==> flow/design.v <==
module ALU (result, read_data_1, read_data_2, shmat, opcode, functioncode);
	input [31:0] read_data_1;
	input [31:0] read_data_2;
	input [4:0] shmat;
	input [5:0] opcode;
	input [5:0] functioncode;
	output reg [31:0] result;
	always @(*)
		begin
		result = 32'b0;
		if(opcode==6'b001000)						 
			result=read_data_1+read_data_2;
		else if(opcode==6'b001001)					 
			result=read_data_1+read_data_2;
		else if(opcode==6'b001100)					 
			result=read_data_1&read_data_2;
		else if(opcode==6'b001101)					 
			result=read_data_1|read_data_2;
		else if(opcode==6'b001010)					 
			result=($signed(read_data_1)<$signed(read_data_2)) ? 32'b1 : 32'b0;
		else if(opcode==6'b001011)					 
			result=(read_data_1<read_data_2) ? 32'b1 : 32'b0;
		else if(opcode==6'b100100 |opcode==6'b100101 |opcode==6'b110000 | opcode==6'b100011  
		| opcode==6'b101000 | opcode==6'b111000 | opcode==6'b101001 | opcode==6'b101011)	 
			result=read_data_1+read_data_2;
		else if(opcode==6'b000000)					 
			begin
			if(functioncode==6'b100000)  
				result=read_data_1+read_data_2;
			else if(functioncode==6'b100001)  
				result=read_data_1+read_data_2;
			else if(functioncode==6'b100100)  
				result=read_data_1 & read_data_2;
			else if(functioncode==6'b100101)  
				result=read_data_1 | read_data_2;
			else if(functioncode==6'b100111)  
				result=~(read_data_1 | read_data_2);
			else if(functioncode==6'b000000)  
				result=read_data_2 << shmat;
			else if(functioncode==6'b101010)  
				result=($signed(read_data_1)<$signed(read_data_2)) ? 32'b1 : 32'b0;
			else if(functioncode==6'b101011)	 
				result=(read_data_1<read_data_2) ? 32'b1 : 32'b0;
			else if(functioncode==6'b000011)	 
				result= $signed(read_data_2) >>> shmat;
			else if(functioncode==6'b000010)  
				result= read_data_2 >> shmat;
			else if(functioncode==6'b100010)  
				result=read_data_1-read_data_2;
			else if(functioncode==6'b100011)  
				result= read_data_1-read_data_2;
			end
		end
endmodule
module mips_registers ( read_data_1, read_data_2, write_data, read_reg_1, read_reg_2, write_reg, signal_reg_write, clk );
	output [31:0] read_data_1, read_data_2;
	input [31:0] write_data;
	input [4:0] read_reg_1, read_reg_2, write_reg;
	input signal_reg_write, clk;
	reg [31:0] registers [31:1];
	always @(posedge clk)
		if (signal_reg_write && write_reg != 5'd0)
			registers[write_reg] <= write_data;
	assign read_data_1 = (read_reg_1 == 5'd0) ? 32'b0 : registers[read_reg_1];
	assign read_data_2 = (read_reg_2 == 5'd0) ? 32'b0 : registers[read_reg_2];
endmodule
module mips_core (
	input         clk,
	input         rst,
	output [31:0] imem_addr,
	input  [31:0] imem_rdata,
	output [31:0] dmem_addr,
	output [31:0] dmem_wdata,
	output [3:0]  dmem_wmask,
	output        dmem_we,
	input  [31:0] dmem_rdata,
	output        wb_en,
	output [4:0]  wb_reg,
	output [31:0] wb_data
);
reg [31:0] PC;
wire [31:0] instruction = imem_rdata;
wire [31:0] read_data_1;
wire [31:0] read_data_2;
wire [31:0] ALU_result;
reg [31:0] ALU_mux;
reg [4:0] REG_dst_mux;
reg [31:0] REG_write_mux;
reg [31:0] MEM_result;
reg write_reg_signal;
reg write_mem_signal;
reg [3:0] mem_mask;
reg [31:0] next_PC;
wire [5:0] opcode = instruction[31:26];
wire [4:0] rs = instruction[25:21];
wire [4:0] rt = instruction[20:16];
wire [4:0] rd = instruction[15:11];
wire [4:0] shmat = instruction[10:6];
wire [5:0] functioncode = instruction[5:0];
wire [15:0] imm = instruction[15:0];
wire [25:0] adress = instruction[25:0];
wire [31:0] PC_plus4 = PC + 32'd4;
wire [31:0] branchadress = {{14{imm[15]}}, imm, 2'b00};
wire [31:0] jumpadress = {PC[31:28], adress, 2'b00};
mips_registers regblock(read_data_1, read_data_2, REG_write_mux, rs, rt, REG_dst_mux, write_reg_signal, clk);
ALU ALUblock(ALU_result, read_data_1, ALU_mux, shmat, opcode, functioncode);
always @(*)
begin
	REG_dst_mux = rt;
	write_reg_signal = 1'b1;
	write_mem_signal = 1'b0;
	mem_mask = 4'b1111;
	ALU_mux = read_data_2;
	REG_write_mux = ALU_result;
	next_PC = PC_plus4;
	if (opcode==6'b100100)           
		MEM_result = {24'b0, dmem_rdata[7:0]};
	else if (opcode==6'b100101)      
		MEM_result = {16'b0, dmem_rdata[15:0]};
	else                             
		MEM_result = dmem_rdata;
	if (opcode==6'b000000)           
		begin
		REG_dst_mux = rd;
		if (functioncode==6'b001000)   
			begin
			write_reg_signal = 1'b0;
			next_PC = read_data_1;
			end
		end
	else                             
		begin
		if (opcode==6'b000011)         
			REG_dst_mux = 5'b11111;
		if (opcode==6'b101000 | opcode==6'b101001 | opcode==6'b111000 | opcode==6'b101011)  
			begin
			write_mem_signal = 1'b1;
			write_reg_signal = 1'b0;
			if (opcode==6'b101000)       
				mem_mask = 4'b0001;
			else if (opcode==6'b101001)  
				mem_mask = 4'b0011;
			end
		else if (opcode==6'b000100 | opcode==6'b000101 | opcode==6'b000010)  
			write_reg_signal = 1'b0;
		if (opcode!=6'b001100 && opcode!=6'b001101)
			ALU_mux = {{16{imm[15]}}, imm};
		else
			ALU_mux = {16'b0, imm};
		if (opcode==6'b000011)         
			REG_write_mux = PC + 32'd8;
		else if (opcode==6'b100011 | opcode==6'b100100 | opcode==6'b100101 | opcode==6'b110000)  
			REG_write_mux = MEM_result;
		else if (opcode==6'b001111)    
			REG_write_mux = {imm, 16'b0};
		if (opcode==6'b000100 && read_data_1==read_data_2)        
			next_PC = PC_plus4 + branchadress;
		else if (opcode==6'b000101 && read_data_1!=read_data_2)   
			next_PC = PC_plus4 + branchadress;
		else if (opcode==6'b000010 | opcode==6'b000011)          
			next_PC = jumpadress;
		end
end
always @(posedge clk)
	if (rst)
		PC <= 32'b0;
	else
		PC <= next_PC;
assign imem_addr  = PC;
assign dmem_addr  = ALU_result;
assign dmem_wdata = read_data_2;
assign dmem_wmask = mem_mask;
assign dmem_we    = write_mem_signal;
assign wb_en      = write_reg_signal && (REG_dst_mux != 5'd0);
assign wb_reg     = REG_dst_mux;
assign wb_data    = REG_write_mux;
endmodule
## Tool chain data of mips_core

Tool output for the design above, in the order of the flow.
Lines are those of the file above, counted from 1.
Operators: Yosys type, input widths -> output width; for muxes data width and select width s.
Cell names lack the library's common part.
The mark n/a stands for no value.

| inputs | value |
|---|---|
| top | mips_core |
| clock | clk |
| library | sky130hd |
| timing corner | tt_025C_1v80 |

## Elaborated design

Yosys after proc, flatten, opt, wreduce and memory -nomap, before mapping. Memory bits, and registers merged into a memory's read port (data or address), are not among the register bits. Print and check cells are not counted.
Memory sizes are those after Yosys's memory passes, which may raise the word count (mostly to a power of two), join words into wider ones and drop unused or constant bits.

| bit counts | value |
|---|---|
| memory bits (writable) | 992 |
| input bits | 66 |
| register bits | 32 |
| output and inout port bits | 139 |
| memory cells | 1 |
| cells after elaboration | 129 |

| cells by class | value |
|---|---|
| multiplexer cells | 52 |
| equality and inequality tests | 36 |
| magnitude comparators | 2 |
| shifts and indexed selects | 3 |
| reductions and logical operators | 9 |
| bitwise operators | 19 |
| $add $sub $neg | 5 |

Memories:

| memory | words | width | read ports | write ports | RTL line | text |
|---|---|---|---|---|---|---|
| regblock.registers | 31 | 32 | 2 | 1 | 60 | `reg [31:0] registers [31:1];` |

Operators with widths:

| cell | number |
|---|---|
| $mux 32 | 36 |
| $eq 6x6->1 const B | 17 |
| $add 32x32->32 | 2 |
| $lt 32x32->1 | 2 |
| $eq 6x4->1 const B | 8 |
| $add 32x3->32 const B | 1 |
| $sub 32x32->32 | 1 |
| $eq 32x32->1 | 1 |
| $ne 32x32->1 | 1 |
| $and 32x32->32 | 1 |
| $or 32x32->32 | 1 |
| $add 32x4->32 const B | 1 |
| $shl 32x5->32 | 1 |
| $shr 32x5->32 | 1 |
| $sshr 32x5->32 | 1 |
| $not 32->32 | 1 |
| $eq 6x2->1 const B | 4 |
| $or 1x1->1 | 16 |
| $mux 4 | 4 |
| $mux 5 | 3 |
| $eq 6x3->1 const B | 2 |
| $ne 6x4->1 const B | 2 |
| $logic_not 6->1 | 2 |
| $logic_not 5->1 | 2 |
| $mux 1 | 9 |
| $reduce_bool 5->1 | 1 |
| $logic_and 1x1->1 | 4 |
| $ne 4x4->1 const B | 1 |

## Longest topological paths

Depth = most cells in a row (Yosys ltp): at word level without a register or memory, in the mapped netlist without a sequential cell, where the memories' decode and read muxes count.

| logic depth | value |
|---|---|
| depth after elaboration | 30 |
| ABC_AREA | 0 |
| gate-level depth with buffers | 28 |
| depth with buffers taken out | 21 |

## Mapped cells and area

Yosys stat after the flow's synthesis: flattened, memories mapped to cells. It holds for the ABC_AREA given above (unset counts as 0); a run with the other value may have another netlist.
Totals and module areas in this step are rounded.

| mapped netlist | value |
|---|---|
| mapped flip-flops | 1024 |
| sequential area | 0.0304 mm² |
| mapped cells | 5338 |
| buffers | 412 |
| synthesis area | 0.0635 mm² |

Cell types:

| cell | number | total area (µm²) |
|---|---|---|
| edfxtp_1 | 992 | 2.98E+04 |
| mux4_2 | 287 | 6.46E+03 |
| mux2i_1 | 411 | 4.11E+03 |
| ha_1 | 127 | 1.59E+03 |
| nor2_1 | 421 | 1.58E+03 |
| a21oi_1 | 299 | 1.5E+03 |
| o21ai_0 | 242 | 1.21E+03 |
| nand2_1 | 320 | 1.2E+03 |
| o22ai_1 | 182 | 1.14E+03 |
| xnor2_1 | 102 | 893.357 |
| clkbuf_1 | 229 | 859.574 |
| mux2_2 | 75 | 844.56 |
| a211oi_1 | 100 | 750.72 |
| dfxtp_1 | 32 | 640.614 |
| o221ai_1 | 67 | 586.813 |
| xor2_1 | 58 | 507.987 |
| inv_1 | 135 | 506.736 |
| buf_4 | 58 | 435.418 |

Not listed: further types 95, cells in them 1201.
By module: a second synthesis without flattening, with its own total; a netlist apart from the flattened one above.

| unflattened totals | value |
|---|---|
| cells (unflattened synthesis) | 5089 |
| area total of the unflattened synthesis | 0.0628 mm² |

Each row is one instance without its submodules.

By module:

| module | area (mm²) | instances | cells | seq. area (mm²) |
|---|---|---|---|---|
| mips_registers | 0.0465 | 1 | 2601 | 0.0298 |
| ALU | 0.00987 | 1 | 1541 | 0 |
| mips_core | 0.0064 | 1 | 947 | 0.000641 |

## Timing after synthesis

Source: OpenSTA report_checks on the synthesized netlist (no wires, ideal clock, input and output delay 20% of the period each), path of least setup slack; recovery checks are left aside. Register names are those of the netlist, which keeps one name where synthesis merged equal registers.

| timing after synthesis | value |
|---|---|
| path type | input -> output |
| start point | input port imem_rdata[30] |
| end point | output port wb_data[31] |
| delay of the path | 6.538 ns |
| required time | 9.600 ns |
| clock period | 12.0 ns |
| external input delay | 2.400 ns |
| arrival | 8.938 ns |
| path buffers | 8 |
| stages on the path | 22 |
| external output delay | 2.400 ns |
| time at the first pin | 2.400 ns |
| path slack | 0.662 ns |
| synthesis period reached | 11.338 ns |

"delay of the path" = arrival - input delay + setup time.
A path that ends at an output port has no setup time.
"stages on the path" counts driving pins, that of a launching flip-flop among them; a cell with two outputs on the path counts twice.
"synthesis period reached" is the clock period less the worst setup slack; recovery checks do not enter. This is arithmetic on one report: input and output delays are still those of the set period (20% each).
Between the ends stands the longest chain of elaborated cells between them, by number of cells; it is not shown to be the way that was timed. Of several equally long chains one is given.
A line is the first line of the expression or statement that the cell stems from. Yosys adds cells for indexed reads and writes and turns some case tables into memories.

| between the ends, after synthesis | value |
|---|---|
| path through | clkbuf_1 > nor3_1 > nand2_1 > clkbuf_1 > clkbuf_1 > clkbuf_1 > buf_1 > clkbuf_1 > buf_1 > a21oi_1 > ha_1 > clkbuf_1 > o21bai_1 > a21o_1 > a211oi_1 > a211oi_1 > o21ai_0 > a2111oi_0 > or4_1 > a21oi_1 > nor3_1 > o21ai_0 |
| length of the longest elaborated chain | 29 |
| elaborated cells between the ends (all ways) | 66 |
| those cells by class | 2 x add/sub; 18 x eq/ne; 3 x shift; 28 x mux; 13 x logic; 2 x reduce/logical |

RTL lines, path after synthesis:

| what | RTL line | text |
|---|---|---|
| from (decl) | 71 | `input [31:0] imem_rdata,` |
| $ne 6x4->1 | 146 | `if (opcode!=6'b001100 && opcode!=6'b001101)` |
| $logic_and 1x1->1 | 146 |  |
| $mux 32 | 146 |  |
| $mux 32 | 122 | `if (opcode==6'b000000)` |
| $sub 32x32->32 | 51 | `result= read_data_1-read_data_2;` |
| $mux 32 | 50 | `else if(functioncode==6'b100011)` |
| $mux 32 | 48 | `else if(functioncode==6'b100010)` |
| [... 15 more ...] | n/a |  |
| $mux 32 | 15 | `else if(opcode==6'b001100)` |
| $mux 32 | 13 | `else if(opcode==6'b001001)` |
| $mux 32 | 11 | `if(opcode==6'b001000)` |
| $mux 32 | 154 | `else if (opcode==6'b001111)` |
| $mux 32 | 152 | `else if (opcode==6'b100011 \| opcode==6'b100100 \| opcode==6'b100101 \| opcode==6'b110000)` |
| $mux 32 | 150 | `if (opcode==6'b000011)` |
| $mux 32 | 122 |  |
| to (decl) | 79 | `output [31:0] wb_data` |

## Worst path after layout

From the final timing report of flow run 1: the path of least setup slack in the routed layout; clock arrival at registers is part of the times.

| timing post-layout | value |
|---|---|
| path type | input -> output |
| start point | input port imem_rdata[16] |
| end point | output port wb_data[12] |
| time at the first pin | 1.38 ns |
| clock period | 6.92 ns |
| external input delay | 1.38 ns |
| external output delay | 1.38 ns |
| path buffers | 11 |
| path slack | -1.16 ns |
| stages on the path | 28 |
| required time | 5.54 ns |
| arrival | 6.70 ns |

Between the ends stands the longest chain of elaborated cells between them, by number of cells; it is not shown to be the way that was timed. Of several equally long chains one is given.
A memory read counts as a cell of the chain, while the word-level depth stops at memories.

| between the ends, post-layout | value |
|---|---|
| path through | buf_16 > buf_6 > buf_16 > or3b_4 > buf_6 > o22ai_1 > nor4_1 > buf_4 > a21oi_4 > a22oi_2 > buf_4 > ha_4 > or4_4 > o221ai_4 > buf_6 > a21oi_4 > o21ai_2 > buf_4 > a21oi_1 > o21ai_2 > nand4_1 > nor4_4 > buf_4 > o22ai_4 > buf_6 > a221oi_4 > a21oi_4 > buf_6 |
| length of the longest elaborated chain | 28 |
| elaborated cells between the ends (all ways) | 36 |
| those cells by class | 2 x add/sub; 3 x shift; 26 x mux; 3 x logic; 1 x reduce/logical; 1 x memory |

RTL lines, path post-layout:

| what | RTL line | text |
|---|---|---|
| from (decl) | 71 | `input [31:0] imem_rdata,` |
| $mem_v2 31x32 | 60 | `reg [31:0] registers [31:1];` |
| $mux 32 | 65 | `assign read_data_2 = (read_reg_2 == 5'd0) ? 32'b0 : registers[read_reg_2];` |
| $mux 32 | 122 | `if (opcode==6'b000000)` |
| $sub 32x32->32 | 51 | `result= read_data_1-read_data_2;` |
| $mux 32 | 50 | `else if(functioncode==6'b100011)` |
| $mux 32 | 48 | `else if(functioncode==6'b100010)` |
| $mux 32 | 46 | `else if(functioncode==6'b000010)` |
| [... 14 more ...] | n/a |  |
| $mux 32 | 15 | `else if(opcode==6'b001100)` |
| $mux 32 | 13 | `else if(opcode==6'b001001)` |
| $mux 32 | 11 | `if(opcode==6'b001000)` |
| $mux 32 | 154 | `else if (opcode==6'b001111)` |
| $mux 32 | 152 | `else if (opcode==6'b100011 \| opcode==6'b100100 \| opcode==6'b100101 \| opcode==6'b110000)` |
| $mux 32 | 150 | `if (opcode==6'b000011)` |
| $mux 32 | 122 |  |
| to (decl) | 79 | `output [31:0] wb_data` |

Subject: flow runs of mips_core

Hi,

5 stored runs of mips_core in the flow (synthesis by Yosys, layout by OpenROAD, sky130hd cells), in arbitrary order. Constraints: input delay and output delay 20% of the set period each, output load 0.01 pF.
"reached clock period": clock period set for the run, less the worst setup slack. It is reckoned from that one timing run; input and output delays stay at 20% of the period that was set.
"worst setup path time" means the part of the period allowed to the worst setup path (the constraints hold back 20% at inputs and 20% at outputs) less its slack; where the path has registers, the arrival times of their clocks count too.
"power": no workload was simulated; the value follows from the tool's default switching activity.
Results are given in rounded form.

#### Flow run 1

| setting | value |
|---|---|
| CELL_PAD_IN_SITES_DETAIL_PLACEMENT | `0` |
| CORE_ASPECT_RATIO | `0.96` |
| CORE_UTILIZATION | `36` |
| CTS_CLUSTER_SIZE | `69` |
| GPL_TIMING_DRIVEN | `1` |
| HOLD_SLACK_MARGIN | `0.02` |
| MIN_ROUTING_LAYER | `met1` |
| SLEW_MARGIN | `0` |
| period_ns | `6.92` |
| CAP_MARGIN | `20` |
| CORE_MARGIN | `2` |

| result | value |
|---|---|
| power | 18.2 mW |
| post-route worst hold slack | 0.567 ns |
| standard-cell area of the final layout | 0.0888 mm² |
| die outline area | 0.18 mm² |
| total negative slack | -47.0 ns |
| reached clock period | 8.082 ns |
| worst setup path time | 5.31 ns |
| worst setup path type | input -> output |
| area of the synthesized netlist | 0.0635 mm² |
| utilization | 50.5% |
| setup slack of the critical path | -1.16 ns |

#### Flow run 2

| setting | value |
|---|---|
| CAP_MARGIN | `0` |
| CELL_PAD_IN_SITES_GLOBAL_PLACEMENT | `0` |
| CORE_ASPECT_RATIO | `1.32` |
| CORE_UTILIZATION | `40` |
| CTS_CLUSTER_DIAMETER | `179` |
| HOLD_SLACK_MARGIN | `0.02` |
| MAX_ROUTING_LAYER | `met4` |
| MIN_ROUTING_LAYER | `met2` |
| PLACE_DENSITY | `0.6` |
| SETUP_SLACK_MARGIN | `0.2` |
| period_ns | `6.52` |
| CORE_MARGIN | `2` |
| SLEW_MARGIN | `20` |

Incomplete, routing halted on GRT-0116.

#### Flow run 3

| setting | value |
|---|---|
| CELL_PAD_IN_SITES_DETAIL_PLACEMENT | `2` |
| CORE_ASPECT_RATIO | `1.19` |
| CORE_MARGIN | `5` |
| CORE_UTILIZATION | `26` |
| CTS_CLUSTER_DIAMETER | `115` |
| GPL_ROUTABILITY_DRIVEN | `1` |
| HOLD_SLACK_MARGIN | `0.09` |
| MIN_ROUTING_LAYER | `met1` |
| SETUP_SLACK_MARGIN | `2.55` |
| SLEW_MARGIN | `25` |
| period_ns | `11.0` |
| CAP_MARGIN | `20` |

| result | value |
|---|---|
| total negative slack | 0.000 ns |
| post-route worst hold slack | 0.519 ns |
| power | 11.8 mW |
| reached clock period | 10.191 ns |
| standard-cell area of the final layout | 0.0846 mm² |
| worst setup path time | 5.79 ns |
| worst setup path type | input -> output |
| setup slack of the critical path | 0.809 ns |
| die outline area | 0.254 mm² |
| utilization | 34.7% |
| area of the synthesized netlist | 0.0635 mm² |

#### Flow run 4

| setting | value |
|---|---|
| CORE_UTILIZATION | `40` |
| PLACE_DENSITY | `0.6` |
| SETUP_SLACK_MARGIN | `0.2` |
| period_ns | `11.8` |
| CAP_MARGIN | `20` |
| CORE_MARGIN | `2` |
| SLEW_MARGIN | `20` |

| result | value |
|---|---|
| reached clock period | 11.443 ns |
| post-route worst hold slack | 0.561 ns |
| area of the synthesized netlist | 0.0635 mm² |
| total negative slack | 0.000 ns |
| standard-cell area of the final layout | 0.075 mm² |
| power | 9.69 mW |
| utilization | 47.5% |
| setup slack of the critical path | 0.357 ns |
| worst setup path time | 6.72 ns |
| worst setup path type | input -> output |
| die outline area | 0.162 mm² |

#### Flow run 5

| setting | value |
|---|---|
| CORE_UTILIZATION | `40` |
| PLACE_DENSITY | `0.6` |
| SETUP_SLACK_MARGIN | `0.2` |
| period_ns | `12.0` |
| CAP_MARGIN | `20` |
| CORE_MARGIN | `2` |
| SLEW_MARGIN | `20` |

| result | value |
|---|---|
| worst setup path time | 6.88 ns |
| worst setup path type | input -> output |
| total negative slack | 0.000 ns |
| area of the synthesized netlist | 0.0635 mm² |
| standard-cell area of the final layout | 0.0746 mm² |
| reached clock period | 11.682 ns |
| power | 9.46 mW |
| die outline area | 0.162 mm² |
| post-route worst hold slack | 0.557 ns |
| utilization | 47.2% |
| setup slack of the critical path | 0.318 ns |

Regards
